==> flow/design.v <==
module pc_counter(
		input clk,
		input reset,
		input [31:0] next_addr,
		output reg [31:0] current,
		input hazardStall);
	always @(posedge clk) begin
		if (reset == 1)
			current <= 32'h00003000;
		else if (hazardStall == 0)
			current <= next_addr;
	end
endmodule
module alu( output reg[31:0] aluresult, output zero,
            input[3:0] operation, input[31:0] data_a, input [31:0] data_b );
  assign zero = (aluresult == 32'b0);
  always @(*) begin
    case (operation)
      4'b0000: begin  
        aluresult = data_a & data_b;
      end
      4'b0001: begin  
        aluresult = data_a | data_b;
      end
      4'b0010: begin  
        aluresult = data_a + data_b;
      end
      4'b0110: begin  
        aluresult = data_a - data_b;
      end
      4'b0111: begin  
        if  
          ((data_a[31] == 1) && (data_b [31] == 0))
          begin
          aluresult = 1;
        end
       else if  
          ((data_b[31] == 1) && (data_a [31] == 0))
          begin
          aluresult = 0;
        end
        else  
        begin
          aluresult =  data_a < data_b ? 1 : 0;
      end
      end
      4'b1100: begin  
        aluresult = ~( data_a  | data_b );
      end
      default: begin
        aluresult = data_a + data_b;
      end
    endcase
  end
endmodule
module mux32_2_1(
	input s,
	input [31:0] in0,
	input [31:0] in1,
	output reg [31:0] out
	);
	always @(*)
		if (s==1) begin
			out = in1;
		end
		else begin
			out = in0;
		end
endmodule
module InstructionFetch(
    input clk,
		input reset,
		output [31:0] inst_addr,
		input [31:0] aluAddresult,
		output [31:0] instr_add_4,
		input pcSrc,
		input hazardStall,  
		input jump,
		input [31:0] jumpMux1
		);
	wire [31:0] next_addr;
	pc_counter pc_counter(
	    .clk (clk),
			.reset    (reset   ), 	 
			.next_addr    (next_addr), 	 
			.current  (inst_addr),	 
			.hazardStall(hazardStall));
	wire [31:0] mux2mux;
	mux32_2_1 mux32_2_1_b (
			.s    (pcSrc   ),  
			.in0  (instr_add_4 ),   
			.in1  (aluAddresult ),  
			.out  (mux2mux ));  
	alu aluPLus4 (
			.aluresult  (instr_add_4),  
			.zero       (      ), 		
			.operation  (4'b0010 ), 	 
			.data_a     (inst_addr), 	 
			.data_b     (32'd4    ));		 
  mux32_2_1 mux32_2_1_j (
			.s    (jump   ),  
			.in0  (mux2mux ),   
			.in1  (jumpMux1),  
			.out  (next_addr ));  
endmodule
module IFIDPipeReg(
		input reset,
		input[31:0] instr_add_4,
		output reg [31:0] IFIDinstr_add_4,
		input[31:0] instr,
		output reg [31:0] IFIDinstr,
		input ifFlush,  
		input stall,
		input clk);  
	always @(posedge clk)
	begin
		if (reset == 1) begin
			IFIDinstr <= 32'h0000;
		end
		else if (stall == 1) begin
			IFIDinstr <= IFIDinstr;
		end
		else if (ifFlush == 1) begin
			IFIDinstr <= 32'h0000;
		end
		else begin
			IFIDinstr_add_4 <= instr_add_4;
			IFIDinstr <= instr;
		end
	end
endmodule
module controlunit ( output reg regdest, output reg jump, output reg branch, output reg memread,
                     output reg memtoreg, output reg memwrite, output reg alusrc, output reg regwrite,
                     output reg[1:0] aluop, input [5:0] opcode );
  always @(*) begin
    {regdest, alusrc, memtoreg, regwrite, memread, memwrite, branch, jump, aluop}=10'b0000000000;
    case (opcode)
      6'b000000: begin  
        regdest = 1;
        regwrite = 1;
        aluop = 2'b10;
      end
      6'b100011: begin  
        alusrc = 1;
        memtoreg = 1;
        regwrite = 1;
        memread = 1;
      end
      6'b101011: begin  
        alusrc = 1;
	   memwrite = 1;
      end
      6'b000100: begin  
        branch = 1;
        aluop = 2'b01;
      end
      6'b001000: begin  
        regwrite = 1;
	alusrc = 1;
      end
      6'b001001: begin  
        regwrite = 1;
	   alusrc = 1;
      end
      6'b000010: begin  
        jump = 1;
      end
    endcase
  end
endmodule
module sign_extend(
	input [15:0] extendMe,
	output reg [31:0] extended);
	always @(*)
		begin if
				(extendMe[15] == 0)
			extended =  {16'b0000000000000000, extendMe};
		else
			extended =  {16'b1111111111111111, extendMe};
		end
endmodule
module shiftleft2(
	input [29:0] shiftMe,
	output reg [31:0] shifted);
	always @(*) begin
		shifted = {shiftMe[29:0], 2'b00};
	end
endmodule
module combineSLPC4(
	input [3:0] aluPlus4,
	input [25:0] instr,
	output reg [31:0] out
	);
	always @(*) begin
		out = {aluPlus4, instr, 2'b00};
	end
endmodule
module reg_file(
input [4:0] readReg1, readReg2, writeReg,
input [31:0] writeData,
input regWrite, clk,
output reg [31:0] readData1, readData2
);
reg [31:0] regFile [31:0];
always @(*) begin
	if (readReg1 == 0)
		readData1 = 0;
	else if (regWrite && writeReg == readReg1)
		readData1 = writeData;
	else
		readData1 = regFile[readReg1];
	if (readReg2 == 0)
		readData2 = 0;
	else if (regWrite && writeReg == readReg2)
		readData2 = writeData;
	else
		readData2 = regFile[readReg2];
end
always @(posedge clk) begin
	if (regWrite && writeReg != 0)
		regFile[writeReg] <= writeData;
end
endmodule
module comparator(
		input [31:0] readData1,
		input [31:0] readData2,
		output reg IFFlush,
		input [5:0] IFIDinstr,
		output reg PCSrc,
		output reg jump,
		output zero
		);
	alu alu (
			.aluresult  (  ),
			.zero       (zero      ),
			.operation  (4'b0110 ),
			.data_a     (readData1    ),
			.data_b     (readData2    ));
	always @(*) begin
    case (IFIDinstr)
      6'b000010: begin
		IFFlush = 1;
		PCSrc = 0;
		jump = 1;
      end
      6'b000100: begin  
		IFFlush = zero;
		PCSrc = zero;
		jump = 0;
      end
      default: begin
        IFFlush = 0;
		PCSrc = 0;
		jump = 0;
      end
    endcase
  end
endmodule
module andGate(input in0, input in1, output reg out);
	always @(*) begin
		if ((in0 == 1 ) && (in1 == 1))
				out = 1;
		else
			out = 0;
		end
endmodule
module InstructionDecode(
		input [31:0] IFIDinstr,
		input [31:0] IFIDinstr_add_4,
		output [31:0] aluAddresult,
		input [4:0] writeReg,
		input [31:0] writeData,
		input regWrite,
		input clk,
		input stall,
		output [31:0] readData1,
		output [31:0] data_out,
		output ifflush,
		output pcSrc,
		output [31:0] signExtended,
		output jump,
		output [31:0] aluAddB
		);
	wire [31:0] branchOffset;
	sign_extend sign_extend (
			.extendMe  (IFIDinstr[15:0]),  
			.extended  (signExtended));  
	shiftleft2 shiftleft2 (
			.shiftMe  (signExtended[29:0]),   
			.shifted  (branchOffset ));		 
	alu aluAdd (
			.aluresult  (aluAddresult ),  
			.zero       (      ),  
			.operation  (4'b0010),  
			.data_a     (IFIDinstr_add_4  ),   
			.data_b     (branchOffset    ));  
	combineSLPC4 combineSLPC4 (
		.aluPlus4  (IFIDinstr_add_4[31:28]),  
		.instr  (IFIDinstr[25:0] ),  
		.out  (aluAddB ));	 
	reg_file reg_file (
			.readReg1   (IFIDinstr[25:21]),  
			.readReg2   (IFIDinstr[20:16]),  
			.writeReg   (writeReg  ),    
			.writeData  (writeData ),    
			.regWrite   (regWrite  ),    
			.clk        (clk       ),    
			.readData1  (readData1 ),    
			.readData2  (data_out ));   
	wire ifflushInternal, pcSrcAnd, jumpInternal, zero;
	comparator c1(
			.readData1 (readData1),
			.readData2 (data_out),
			.IFFlush (ifflushInternal),
			.IFIDinstr (IFIDinstr[31:26]),
			.PCSrc (pcSrcAnd),
			.jump (jumpInternal),
			.zero (zero));
	wire go = ~stall;
	andGate andGate (
		.in0  (ifflushInternal ),
		.in1  (go ),
		.out  (ifflush ));
	andGate andGate2 (
		.in0  (pcSrcAnd ),
		.in1  (go ),
		.out  (pcSrc ));
	andGate andGate3 (
		.in0  (jumpInternal ),
		.in1  (go ),
		.out  (jump ));
endmodule
module IDEXPipeReg(
	input reset,
	input bubble,
	input regdestID,
	input mem_readID,
	input memtoregID,
	input MemWriteSafe,
	input alusrcID,
	input RegWriteHazardSafe,
	input [1:0] aluopID,
	output reg regdest,
	output reg mem_readEX,
	output reg memtoregEX,
	output reg MemWriteSafeEX,
	output reg alusrc,
	output reg RegWriteHazardSafeEX,
	output reg [1:0] aluop,
	input  [31:0] readData1ID,
	input  [31:0] readData2ID,
	output reg [31:0] readData1EX,
	output reg  [31:0] readData2EX,
	input [31:0] extendedID,
	output reg [31:0] extendedEX,
	input [31:0] IFIDinstr,
	output reg [31:0] IDEXinstr,
	input clk);
	always @(posedge clk)
	begin
		if (reset == 1 || bubble == 1) begin
			mem_readEX <= 0;
			MemWriteSafeEX <= 0;
			RegWriteHazardSafeEX <= 0;
		end
		else begin
			mem_readEX <= mem_readID;
			MemWriteSafeEX <= MemWriteSafe;
			RegWriteHazardSafeEX <= RegWriteHazardSafe;
		end
		regdest <= regdestID;
		memtoregEX <= memtoregID;
		alusrc <= alusrcID;
		aluop <= aluopID;
		readData1EX <= readData1ID;
		readData2EX <= readData2ID;
		extendedEX <= extendedID;
		IDEXinstr <= IFIDinstr;
	end
endmodule
module alu_control(input[1:0] aluop, input[5:0] funct, output reg[3:0] operation );
  always @(*) begin
    if (aluop == 2'b00)
      operation = 4'b0010;       
    else if (aluop == 2'b01)
      operation = 4'b0110;       
    else if (aluop == 2'b10 && funct == 6'b100000)
      operation = 4'b0010;       
    else if (aluop[1] == 1 && funct == 6'b100010)
      operation = 4'b0110;        
    else if (aluop == 2'b10 && funct == 6'b100100)
      operation = 4'b0000;       
    else if (aluop == 2'b10 && funct== 6'b100101)
      operation = 4'b0001;       
    else if (aluop == 2'b10 && funct == 6'b101010)
      operation = 4'b0111;       
    else
      operation = 4'b0010;       
  end
endmodule
module mux4_4_1(
		input [31:0] IDEX,
		input [31:0] EXMEM,
		input [31:0] MEMWB,
		input [1:0] s,
		output reg [31:0] aluInput);
	always @(*)
	    case (s)
     2'b10 : begin 
        aluInput = EXMEM;
      end
     2'b01 : begin 
        aluInput = MEMWB;
      end
     default : begin 
        aluInput = IDEX;
      end
	    endcase
endmodule
module mux4_2_1(
		input [4:0] in0,
		input [4:0] in1,
		input s,
		output reg [4:0] out);
	always @(*)
		if (s==1) begin
			out = in1;
	 end
	 else begin
			out = in0;
	 end
endmodule
module execute(
		input [1:0] alu_op,
		output [31:0] data_addrEXMEM,
		input [31:0] IDEXreadData1,
		input [31:0] IDEXreadData2,
		input [31:0] EXMEMresult,
		input [31:0] MEMWBresult,
		input [31:0] IDEXsignExtended,
		input [31:0] IDEXinstr,
		input alu_src,
		input [1:0] fwdA,
		input [1:0] fwdB,
		input regdest,
		output [4:0] writeReg,
		output [31:0] fwdBMux
		);
	wire [3:0] operation;
	alu_control alu_control (
			.aluop      (alu_op),   
			.funct      (IDEXinstr[5:0]     ),  
			.operation  (operation ));  
	wire [31:0] readData1;
	wire [31:0] readData2;
	mux4_4_1 fwdmuxa (
			.IDEX      (IDEXreadData1     ),
			.EXMEM     (EXMEMresult       ),
			.MEMWB     (MEMWBresult       ),
			.s         (fwdA        ),
			.aluInput  (readData1 ));
	mux4_4_1 fwdmuxb (
			.IDEX      (IDEXreadData2     ),
			.EXMEM     (EXMEMresult       ),
			.MEMWB     (MEMWBresult       ),
			.s         (fwdB        ),
			.aluInput  (fwdBMux ));
	mux32_2_1 mux32_2_1 (
			.s    (alu_src   ),
			.in0  (fwdBMux ),
			.in1  (IDEXsignExtended ),
			.out  (readData2 ));
	alu aluMain (
			.aluresult  (data_addrEXMEM),
			.zero       (      ),
			.operation  (operation ),
			.data_a     (readData1    ),
			.data_b     (readData2    ));
	mux4_2_1 mux4_2_1 (
			.in0  (IDEXinstr[20:16]),
			.in1  (IDEXinstr[15:11]),
			.s    (regdest),
			.out  (writeReg));
endmodule
module EXMEMPipeReg(
		input reset,
		input [4:0] writeRegEX,
		input [31:0] data_addrEX,
		input [31:0] writeDataEX,
		input mem_readEX, memwrite,
		input RegWriteEx, memtoregEX,
		output reg [4:0] writeRegMEM,
		output reg [31:0] data_addr,
		output reg [31:0] writeData,
		output reg mem_read, mem_write,
		output reg RegWriteMem, memtoregMEM,
		input clk);
	always @(posedge clk) begin
		if (reset == 1) begin
			mem_read <= 0;
			mem_write <= 0;
			RegWriteMem <= 0;
		end
		else begin
			mem_read <= mem_readEX;
			mem_write <= memwrite;
			RegWriteMem <= RegWriteEx;
		end
		writeRegMEM <= writeRegEX;
		data_addr <= data_addrEX;
		writeData <= writeDataEX;
		memtoregMEM <= memtoregEX;
	end
endmodule
module MEMWBPipeReg(
	input reset,
	input [31:0] read_data,
	input [31:0] data_addr,
	input [4:0] writeRegMem,
	input regWriteMem,
	input memtoregMem,
	output reg [31:0] read_dataIF,
	output reg [31:0] data_addrIF,
	output reg [4:0] writeRegMemIF,
	output reg regWrite,
	output reg memtoreg,
	input clk);
	always @(posedge clk) begin
		if (reset == 1)
			regWrite <= 0;
		else
			regWrite <= regWriteMem;
		data_addrIF <= data_addr;
		memtoreg <= memtoregMem;
		writeRegMemIF <= writeRegMem;
		read_dataIF <= read_data;
	end
endmodule
module HazardDetector(
		input [4:0] IDEXinstrRt2016,
		input [4:0] IFIDinstrRs2521,
		input [4:0] IFIDinstrRt2016,
		input IDEXMemRead,
		input IDbranch,
		input IDEXRegWrite,
		input [4:0] IDEXWriteReg,
		input EXMEMRegWrite,
		input [4:0] EXMEMWriteReg,
		output reg stall,
		input RegWrite,
		input MemWrite,
		output reg RegWriteSafe,
		output reg MemWriteSafe);
	reg loadUse, branchWait;
	always @(*) begin
		loadUse = (IDEXMemRead == 1) &&
			((IDEXinstrRt2016 == IFIDinstrRs2521) || (IDEXinstrRt2016 == IFIDinstrRt2016));
		branchWait = (IDbranch == 1) && (
			((IDEXRegWrite == 1) && (IDEXWriteReg != 0) &&
			 ((IDEXWriteReg == IFIDinstrRs2521) || (IDEXWriteReg == IFIDinstrRt2016))) ||
			((EXMEMRegWrite == 1) && (EXMEMWriteReg != 0) &&
			 ((EXMEMWriteReg == IFIDinstrRs2521) || (EXMEMWriteReg == IFIDinstrRt2016))));
		stall = loadUse || branchWait;
		if (stall) begin
			RegWriteSafe = 0;
			MemWriteSafe = 0;
		end
		else begin
			RegWriteSafe = RegWrite;
			MemWriteSafe = MemWrite;
		end
	end
endmodule
module ForwardingUnit(
		input [4:0] IDEXinstrRt2016,
		input [4:0] IDEXinstrRs2521,
		input EXMEMRegWrite,
		input [4:0] EXMEMRegRd1511,
		input MEMWBRegWrite,
		input [4:0] MEMWBRegRd1511,
		output reg [1:0] fwdA,
		output reg [1:0] fwdB
		);
	always @(*)
	begin
		fwdA = 2'b00;
		fwdB = 2'b00;
		if ((EXMEMRegWrite == 1) && (EXMEMRegRd1511 != 0)) begin
			if (EXMEMRegRd1511 == IDEXinstrRs2521) begin
				fwdA = 2'b10;
			end
			if (EXMEMRegRd1511 == IDEXinstrRt2016) begin
				fwdB = 2'b10;
			end
		end
		if ((EXMEMRegWrite == 0) || (EXMEMRegRd1511 == 0 || EXMEMRegRd1511 != IDEXinstrRs2521)) begin
			if ((MEMWBRegWrite == 1) && (MEMWBRegRd1511 != 0)) begin
				if (MEMWBRegRd1511 == IDEXinstrRs2521) begin
					fwdA = 2'b01;
				end
			end
		end
		if ((EXMEMRegWrite == 0) || (EXMEMRegRd1511 == 0 || EXMEMRegRd1511 != IDEXinstrRt2016)) begin
			if ((MEMWBRegWrite == 1) && (MEMWBRegRd1511 != 0)) begin
				if (MEMWBRegRd1511 == IDEXinstrRt2016) begin
					fwdB = 2'b01;
				end
			end
		end
	end
endmodule
module pipelineProcessor(
	input clk,
	input reset,
	output [31:0]  inst_addr,
	input  [31:0]  instr,
	output [31:0]  data_addr,
	output  [31:0]  data_out,
	output        mem_read,
	output          mem_write,
	input  [31:0]  data_in
	);
	wire [31:0] instr_add_4;
	wire [31:0] aluAddresult;
	wire [31:0] IFIDinstr;
	wire [31:0] jumpMux1;
	wire pcSrc, jump, stall, ifFlush;
	InstructionFetch InstructionFetch (
	  .clk   (clk),
		.reset         (reset        ),
		.inst_addr     (inst_addr    ),
		.aluAddresult  (aluAddresult ),
		.instr_add_4   (instr_add_4  ),
		.pcSrc         (pcSrc        ),
		.hazardStall	(stall ),
		.jump         (jump),
		.jumpMux1     (jumpMux1));
	wire [31:0] IFIDinstr_add_4;
	IFIDPipeReg IFIDPipeReg (
		.reset            (reset           ),
		.instr_add_4      (instr_add_4     ),
		.IFIDinstr_add_4  (IFIDinstr_add_4 ),
		.instr            (instr           ),
		.IFIDinstr        (IFIDinstr       ),
		.ifFlush          (ifFlush         ),
		.stall            (stall           ),
		.clk              (clk             ));
	wire [1:0] aluopID;
	wire regdestID, jumpID, branchID, mem_readID, memtoregID, MemWriteHazard;
	wire alusrcID, RegWriteHazard;
	controlunit controlunit (
		.regdest   (regdestID  ),
		.jump      (jumpID     ),
		.branch    (branchID   ),
		.memread   (mem_readID  ),
		.memtoreg  (memtoregID ),
		.memwrite  (MemWriteHazard ),
		.alusrc    (alusrcID   ),
		.regwrite  (RegWriteHazard ),
		.aluop     (aluopID    ),
		.opcode    (IFIDinstr[31:26]   ));
	wire [31:0] readData1ID;
	wire [31:0] readData2ID;
	wire [31:0] signExtended;
	wire [4:0] writeReg;
	wire [31:0] writeData;
	wire regWrite;
	InstructionDecode InstructionDecode (
		.IFIDinstr        (IFIDinstr       ),
		.IFIDinstr_add_4  (IFIDinstr_add_4 ),
		.aluAddresult     (aluAddresult    ),
		.writeReg         (writeReg        ),
		.writeData        (writeData       ),
		.regWrite         (regWrite        ),
		.clk              (clk             ),
		.stall            (stall           ),
		.readData1        (readData1ID       ),
		.data_out         (readData2ID        ),
		.ifflush          (ifFlush         ),
		.pcSrc            (pcSrc           ),
		.signExtended     (signExtended    ),
		.jump 			  (jump)			,
		.aluAddB		  (jumpMux1));
	wire [31:0] extendedEX;
	wire [31:0] IDEXreadData1, IDEXreadData2, IDEXinstr2;
	wire [1:0] alu_op;
	wire regdest, mem_readEX, memtoregEX, mem_writeEX, alusrc, RegWriteEx;
	wire RegWriteSafe, MemWriteSafe;
	IDEXPipeReg IDEXPipeReg (
		.reset                 (reset                ),
		.bubble                (stall                ),
		.regdestID             (regdestID            ),
		.mem_readID            (mem_readID           ),
		.memtoregID            (memtoregID           ),
		.MemWriteSafe          (MemWriteSafe         ),
		.alusrcID              (alusrcID             ),
		.RegWriteHazardSafe    (RegWriteSafe  		 ),
		.aluopID               (aluopID              ),
		.regdest               (regdest              ),
		.mem_readEX            (mem_readEX           ),
		.memtoregEX            (memtoregEX           ),
		.MemWriteSafeEX        (mem_writeEX       ),
		.alusrc                (alusrc               ),
		.RegWriteHazardSafeEX  (RegWriteEx		 ),
		.aluop                 (alu_op                ),
		.readData1ID           (readData1ID          ),
		.readData2ID           (readData2ID          ),
		.readData1EX           (IDEXreadData1          ),
		.readData2EX           (IDEXreadData2          ),
		.extendedID            (signExtended           ),
		.extendedEX            (extendedEX           ),
		.IFIDinstr			   (IFIDinstr			  ),
		.IDEXinstr				(IDEXinstr2			  ),
		.clk                   (clk                  ));
	wire [31:0] data_addrEX;
	wire [1:0] fwdA, fwdB;
	wire [4:0] writeRegEX;
	wire [31:0] writeDataEX;
	execute execute (
		.alu_op            (alu_op           ),
		.data_addrEXMEM    (data_addrEX   ),
		.IDEXreadData1     (IDEXreadData1    ),
		.IDEXreadData2     (IDEXreadData2    ),
		.EXMEMresult       (data_addr      ),
		.MEMWBresult       (writeData      ),
		.IDEXsignExtended  (extendedEX  ),
		.IDEXinstr         (IDEXinstr2        ),
		.alu_src           (alusrc          ),
		.fwdA              (fwdA             ),
		.fwdB              (fwdB             ),
		.regdest           (regdest          ),
		.writeReg          (writeRegEX       ),
		.fwdBMux		   (writeDataEX		));
	wire [4:0] writeRegMEM;
	wire RegWriteMem, memtoregMEM;
	EXMEMPipeReg EXMEMPipeReg (
		.reset        (reset       ),
		.writeRegEX   (writeRegEX  ),
		.data_addrEX  (data_addrEX ),
		.writeDataEX  (writeDataEX ),
		.mem_readEX   (mem_readEX  ),
		.memwrite     (mem_writeEX    ),
		.RegWriteEx   (RegWriteEx  ),
		.memtoregEX   (memtoregEX  ),
		.writeRegMEM  (writeRegMEM ),
		.data_addr    (data_addr   ),
		.writeData    (data_out   ),
		.mem_read     (mem_read    ),
		.mem_write    (mem_write   ),
		.RegWriteMem  (RegWriteMem ),
		.memtoregMEM  (memtoregMEM ),
		.clk          (clk         ));
	wire [31:0] read_dataIF, data_addrIF;
	wire memtoreg;
	MEMWBPipeReg MEMWBPipeReg (
		.reset          (reset         ),
		.read_data      (data_in     ),
		.data_addr      (data_addr     ),
		.writeRegMem    (writeRegMEM   ),
		.regWriteMem    (RegWriteMem  ),
		.memtoregMem    (memtoregMEM   ),
		.read_dataIF    (read_dataIF   ),
		.data_addrIF    (data_addrIF   ),
		.writeRegMemIF  (writeReg ),
		.regWrite       (regWrite      ),
		.memtoreg       (memtoreg      ),
		.clk            (clk           ));
	mux32_2_1 mux32_2_1data (
		.s    (memtoreg   ),
		.in0  (data_addrIF ),
		.in1  (read_dataIF ),
		.out  (writeData ));
	HazardDetector HazardDetector (
		.IDEXinstrRt2016  (IDEXinstr2[20:16] ),
		.IFIDinstrRs2521  (IFIDinstr[25:21] ),
		.IFIDinstrRt2016  (IFIDinstr[20:16] ),
		.IDEXMemRead      (mem_readEX     ),
		.IDbranch         (branchID        ),
		.IDEXRegWrite     (RegWriteEx      ),
		.IDEXWriteReg     (writeRegEX      ),
		.EXMEMRegWrite    (RegWriteMem     ),
		.EXMEMWriteReg    (writeRegMEM     ),
		.stall            (stall           ),
		.RegWrite         (RegWriteHazard        ),
		.MemWrite         (MemWriteHazard        ),
		.RegWriteSafe     (RegWriteSafe    ),
		.MemWriteSafe     (MemWriteSafe    ));
	ForwardingUnit ForwardingUnit (
		.IDEXinstrRt2016  (IDEXinstr2[20:16] ),
		.IDEXinstrRs2521  (IDEXinstr2[25:21] ),
		.EXMEMRegWrite    (RegWriteMem   ),
		.EXMEMRegRd1511   (writeRegMEM  ),
		.MEMWBRegWrite    (regWrite   ),
		.MEMWBRegRd1511   (writeReg  ),
		.fwdA             (fwdA            ),
		.fwdB             (fwdB            ));
endmodule
=== Reports on pipelineProcessor ===
What the tools print for pipelineProcessor, step after step.
Lines are those of the file above, counted from 1.
Cell names lack the library's common part.
Not given: -

* Top module: pipelineProcessor
* Clock: clk
* Library: sky130hd
* Library corner: tt_025C_1v80

=== Word level ===
Yosys after proc, flatten, opt, wreduce and memory -nomap, before mapping. Print and check cells are not counted. Equal cells are merged and count once.
Yosys's memory passes give these memory sizes; they may raise the number of words (mostly to a power of two), join words into wider ones and drop unused or constant bits.

* Add/sub/neg operators: 5
* Multiply operators: 0
* Div/mod/pow operators: 0
* Magnitude comparators: 1
* Equality and inequality tests: 35
* Shifts and indexed selects: 0
* Multiplexer cells: 54
* Bitwise gates (word level): 9
* Reduce/logical cells: 43

{| class="wikitable"
|+ Operators by type and width
! cell !! count
|-
| two-way mux 32 bit || 11
|-
| case mux 32 bit (select 5 bit) || 1
|-
| case mux 32 bit (select 2 bit) || 2
|-
| adder 32 bit || 2
|-
| subtractor 32 bit || 2
|-
| equality test 5 bit || 12
|-
| equality test 6 bit with constant B || 7
|-
| adder 32 x 3 -> 32 bit with constant B || 1
|-
| less-than comparator 32 bit || 1
|-
| bitwise AND 32 bit || 1
|-
| bitwise OR 32 bit || 1
|-
| NOT 32 bit || 1
|-
| zero test 32 bit || 1
|-
| two-way mux 5 bit || 6
|-
| two-way mux 2 bit || 10
|-
| logical AND 1 bit || 19
|-
| two-way mux 3 bit || 6
|-
| zero test 5 bit || 3
|-
| nonzero test 5 bit || 3
|-
| two-way mux 1 bit || 15
|-
| equality test 6 x 4 -> 1 bit with constant B || 2
|-
| logical OR 1 bit || 10
|-
| inequality test 5 bit || 2
|-
| equality test 4 x 3 -> 1 bit with constant B || 2
|-
| OR reduction 4 bit || 2
|-
| NOT 1 bit || 6
|-
| equality test 2 x 1 -> 1 bit with constant B || 3
|-
| equality test 2 bit with constant B || 3
|}

Not listed: further kinds 12, cells in them 12.

* Bits in registers: 370
* Latch bits: 0
* Bits in writable memories: 1024
* ROM bits: 0
* Word width x clocked read ports: 64
* Memory cells: 1
* Bits of input ports: 66
* Output and inout bits: 98

{| class="wikitable"
|+ Memories
! memory !! words !! width !! read ports !! write ports !! line !! source
|-
| InstructionDecode.reg_file.regFile || 32 || 32 || 2 || 1 || 204 || <nowiki>reg [31:0] regFile [31:0];</nowiki>
|}

=== Logic depth ===
Yosys ltp: most cells in a row. Word level: on the elaborated netlist, between registers, memories and ports. Mapped: between sequential cells and ports; inverters and the memories' decode and read muxes count.

* Depth in word-level cells: 14
* ABC_AREA: 0
* Depth in mapped cells: 28
* Gate-level depth less buffers: 27

=== Mapped cells and area ===
Yosys stat after the flow's synthesis: flattened, memories mapped to cells. It holds for the ABC_AREA given above (unset counts as 0); a run with the other value may have another netlist.
The area totals of this step are shown rounded.

* Standard cells after synthesis: 4544
* Mapped area: 67900 um^2
* Sequential part of the area: 38000 um^2
* Flip-flop cells: 1372

{| class="wikitable"
|+ Cells by type
! cell !! count !! area in all (um^2)
|-
| edfxtp_1 || 1056 || 3.17E+04
|-
| mux4_2 || 637 || 1.43E+04
|-
| dfxtp_1 || 316 || 6.33E+03
|-
| ha_1 || 162 || 2.03E+03
|-
| nor2_1 || 265 || 994.704
|-
| o21ai_0 || 197 || 985.946
|-
| a21oi_1 || 182 || 910.874
|-
| clkbuf_1 || 222 || 833.299
|-
| mux2i_1 || 78 || 780.749
|-
| nand2_1 || 205 || 769.488
|-
| a22oi_1 || 102 || 765.734
|-
| inv_1 || 198 || 743.213
|-
| xnor2_1 || 69 || 604.33
|-
| xor2_1 || 54 || 472.954
|-
| a211oi_1 || 53 || 397.882
|-
| mux2_2 || 34 || 382.867
|-
| nand3_1 || 59 || 295.283
|-
| a21o_1 || 37 || 277.766
|}

Other cell types: 73; their cells: 618.
The figures by module come from a second, unflattened synthesis with its own total; it is not the netlist above.

* Cells (unflattened synthesis): 7274
* Area (unflattened synthesis): 85600 um^2

Rows give one instance, submodules left out.

{| class="wikitable"
|+ Modules
! module !! times used !! cells !! area (um^2)
|-
| reg_file || 1 || 2481 || 47800
|-
| alu || 4 || 904 || 5830
|-
| IDEXPipeReg || 1 || 139 || 2750
|-
| IFIDPipeReg || 1 || 177 || 2420
|-
| mux32_2_1 || 4 || 36 || 544
|-
| EXMEMPipeReg || 1 || 76 || 1480
|-
| MEMWBPipeReg || 1 || 72 || 1440
|-
| mux4_4_1 || 2 || 113 || 637
|-
| pc_counter || 1 || 103 || 1170
|-
| HazardDetector || 1 || 53 || 393
|-
| ForwardingUnit || 1 || 34 || 270
|-
| combineSLPC4 || 1 || 33 || 244
|-
| shiftleft2 || 1 || 33 || 244
|-
| sign_extend || 1 || 32 || 240
|}

Modules not listed: 9.

=== Path before layout ===
Source: OpenSTA report_checks on the synthesized netlist (no wires, ideal clock, input and output delay 20% of the period each), path of least setup slack; recovery checks are left aside. Register names are those of the netlist, which keeps one name where synthesis merged equal registers.

* Kind: reg2reg
* Start: register (no name shown)
* End: register IFIDPipeReg.IFIDinstr_add_4[0]
* Clock period: 9.0 ns
* Arrival time: 7.781 ns
* Data required time: 8.539 ns
* Setup slack: 0.758 ns
* Delay of the path: 8.242 ns
* Stages: 23
* Path buffers: 7
* Period reached after synthesis: 8.242 ns

"delay of the path" = arrival - input delay + setup time.
"stages": output pins that drive a net of the path, with the launching flip-flop's if there is one; two outputs of one cell count as two.
"period reached after synthesis" = period - worst setup slack (recovery checks aside). The figure is calculated, with input and output delays left at 20% of the set period.

* Cells stage by stage: dfxtp_1 -> clkbuf_2 -> buf_4 -> buf_1 -> buf_1 -> mux4_2 -> mux4_2 -> mux2i_1 -> a211oi_1 -> ha_1 -> o21a_1 -> a21boi_2 -> o2111ai_1 -> a2111oi_0 -> o211ai_1 -> and3_1 -> o2111ai_1 -> nor4b_4 -> and2_1 -> buf_6 -> buf_12 -> buf_8 -> nor3_1

{| class="wikitable"
|+ RTL lines, path after synthesis
! item !! line !! source
|-
| end, assigned || 127 || <nowiki>IFIDinstr_add_4 <= instr_add_4;</nowiki>
|-
| end, declared || 109 || <nowiki>output reg [31:0] IFIDinstr_add_4,</nowiki>
|}

No chain of elaborated cells between the ends is given.
Some nets on the timed path still bear RTL names; the line given drives or declares the net.

{| class="wikitable"
|+ Nets with RTL names, path after synthesis
! net !! line !! source
|-
| IDEXPipeReg.readData1ID[3] || 206 || <nowiki>if (readReg1 == 0)</nowiki>
|}

=== Worst path after layout ===
From the final timing report of job 1: the path of least setup slack in the routed layout; clock arrival at registers is part of the times.

* Kind: reg2reg
* Start: register (no name shown)
* End: register InstructionFetch.pc_counter.current[22]
* Clock period: 10.8 ns
* Arrival time: 9.04 ns
* Data required time: 11.40 ns
* Setup slack: 2.35 ns
* Stages: 24
* Path buffers: 4

* Cells stage by stage: dfxtp_4 -> buf_4 -> buf_4 -> mux4_2 -> mux4_2 -> mux2i_1 -> nand2_1 -> o21ai_0 -> or2_2 -> ha_1 -> a21oi_1 -> o211ai_1 -> o221ai_1 -> a2111oi_2 -> nand4_1 -> nor4_1 -> nand4_1 -> nor4b_4 -> and2_1 -> buf_4 -> nor3_4 -> buf_4 -> a221oi_1 -> a21oi_1

{| class="wikitable"
|+ RTL lines, path post-layout
! item !! line !! source
|-
| end, assigned || 9 || <nowiki>current <= 32'h00003000;</nowiki>
|-
| end, assigned || 11 || <nowiki>current <= next_addr;</nowiki>
|-
| end, declared || 5 || <nowiki>output reg [31:0] current,</nowiki>
|}

No chain of elaborated cells between the ends is given.

Memo
Re: implementation data of pipelineProcessor

pipelineProcessor through Yosys and OpenROAD on sky130hd: 6 stored runs, unordered, with their settings and measured results. The constraints put input and output delay at 20% of the set period each and load the outputs with 0.01 pF.
"clock period reached" = clock period - worst setup slack. The figure is calculated, with input and output delays left at 20% of the set period.
By "power consumption" is meant OpenSTA's value without simulated activity: inputs other than the clock are taken to toggle once in ten clock periods, and the tool carries that through the logic.
Values from the reports are rounded here.

=== Job 1 ===
{| class="wikitable"
! Setting !! Value
|-
| CAP_MARGIN || 35
|-
| CORE_UTILIZATION || 56
|-
| CTS_CLUSTER_DIAMETER || 230
|-
| GPL_ROUTABILITY_DRIVEN || 0
|-
| PLACE_DENSITY_LB_ADDON || 0.26
|-
| SLEW_MARGIN || 20
|-
| period_ns || 10.8
|-
| CORE_MARGIN || 2
|-
! Result !! Value
|-
| Yosys chip area after synthesis || 67900 um^2
|-
| Die area || 124000 um^2
|-
| Post-route utilization || 63.6 %
|-
| Setup slack of the worst path || 2.35 ns
|-
| Power consumption || 15600 uW
|-
| Clock period reached || 8.445 ns
|}

=== Job 2 ===
{| class="wikitable"
! Setting !! Value
|-
| ABC_AREA || 1
|-
| CAP_MARGIN || 0
|-
| CELL_PAD_IN_SITES_DETAIL_PLACEMENT || 2
|-
| CELL_PAD_IN_SITES_GLOBAL_PLACEMENT || 1
|-
| CORE_ASPECT_RATIO || 1.1
|-
| CORE_MARGIN || 7
|-
| CORE_UTILIZATION || 20
|-
| CTS_CLUSTER_SIZE || 13
|-
| GPL_ROUTABILITY_DRIVEN || 0
|-
| GPL_TIMING_DRIVEN || 1
|-
| HOLD_SLACK_MARGIN || -0.09
|-
| SETUP_SLACK_MARGIN || 1.4
|-
| period_ns || 7.69
|-
| SLEW_MARGIN || 20
|-
! Result !! Value
|-
| Yosys chip area after synthesis || 70700 um^2
|-
| Die area || 370000 um^2
|-
| Post-route utilization || 23.7 %
|-
| Setup slack of the worst path || 1.52 ns
|-
| Power consumption || 23100 uW
|-
| Clock period reached || 6.173 ns
|}

=== Job 3 ===
{| class="wikitable"
! Setting !! Value
|-
| CAP_MARGIN || 15
|-
| CELL_PAD_IN_SITES_DETAIL_PLACEMENT || 1
|-
| CELL_PAD_IN_SITES_GLOBAL_PLACEMENT || 1
|-
| CORE_ASPECT_RATIO || 1.1
|-
| CORE_MARGIN || 7
|-
| CTS_CLUSTER_SIZE || 91
|-
| GPL_ROUTABILITY_DRIVEN || 0
|-
| GPL_TIMING_DRIVEN || 1
|-
| period_ns || 9.0
|-
| CORE_UTILIZATION || 40
|-
| SLEW_MARGIN || 20
|-
! Result !! Value
|-
| Yosys chip area after synthesis || 67900 um^2
|-
| Die area || 182000 um^2
|-
| Post-route utilization || 46.0 %
|-
| Setup slack of the worst path || 1.14 ns
|-
| Power consumption || 19100 uW
|-
| Clock period reached || 7.859 ns
|}

=== Job 4 ===
{| class="wikitable"
! Setting !! Value
|-
| CORE_UTILIZATION || 64
|-
| PLACE_DENSITY || 0.6
|-
| period_ns || 7.73
|-
| CAP_MARGIN || 20
|-
| CORE_MARGIN || 2
|-
| SLEW_MARGIN || 20
|-
! Result !! Value
|-
| Yosys chip area after synthesis || 67900 um^2
|-
| Die area || 109000 um^2
|-
| Post-route utilization || 73.1 %
|-
| Setup slack of the worst path || 0.551 ns
|-
| Power consumption || 21900 uW
|-
| Clock period reached || 7.179 ns
|}

=== Job 5 ===
{| class="wikitable"
! Setting !! Value
|-
| ABC_AREA || 1
|-
| CAP_MARGIN || 15
|-
| CELL_PAD_IN_SITES_DETAIL_PLACEMENT || 1
|-
| CELL_PAD_IN_SITES_GLOBAL_PLACEMENT || 1
|-
| CORE_ASPECT_RATIO || 1.1
|-
| CORE_MARGIN || 7
|-
| CTS_CLUSTER_SIZE || 13
|-
| GPL_ROUTABILITY_DRIVEN || 0
|-
| GPL_TIMING_DRIVEN || 1
|-
| SETUP_SLACK_MARGIN || 0.45
|-
| period_ns || 9.0
|-
| CORE_UTILIZATION || 40
|-
| SLEW_MARGIN || 20
|-
! Result !! Value
|-
| Yosys chip area after synthesis || 70700 um^2
|-
| Die area || 189000 um^2
|-
| Post-route utilization || 45.5 %
|-
| Setup slack of the worst path || 1.91 ns
|-
| Power consumption || 19800 uW
|-
| Clock period reached || 7.086 ns
|}

=== Job 6 ===
{| class="wikitable"
! Setting !! Value
|-
| CAP_MARGIN || 15
|-
| CELL_PAD_IN_SITES_DETAIL_PLACEMENT || 1
|-
| CORE_MARGIN || 7
|-
| CTS_CLUSTER_SIZE || 91
|-
| GPL_ROUTABILITY_DRIVEN || 0
|-
| GPL_TIMING_DRIVEN || 0
|-
| period_ns || 9.0
|-
| CORE_UTILIZATION || 40
|-
| SLEW_MARGIN || 20
|-
! Result !! Value
|-
| Yosys chip area after synthesis || 67900 um^2
|-
| Die area || 182000 um^2
|-
| Post-route utilization || 46.7 %
|-
| Setup slack of the worst path || 0.121 ns
|-
| Power consumption || 19100 uW
|-
| Clock period reached || 8.879 ns
|}
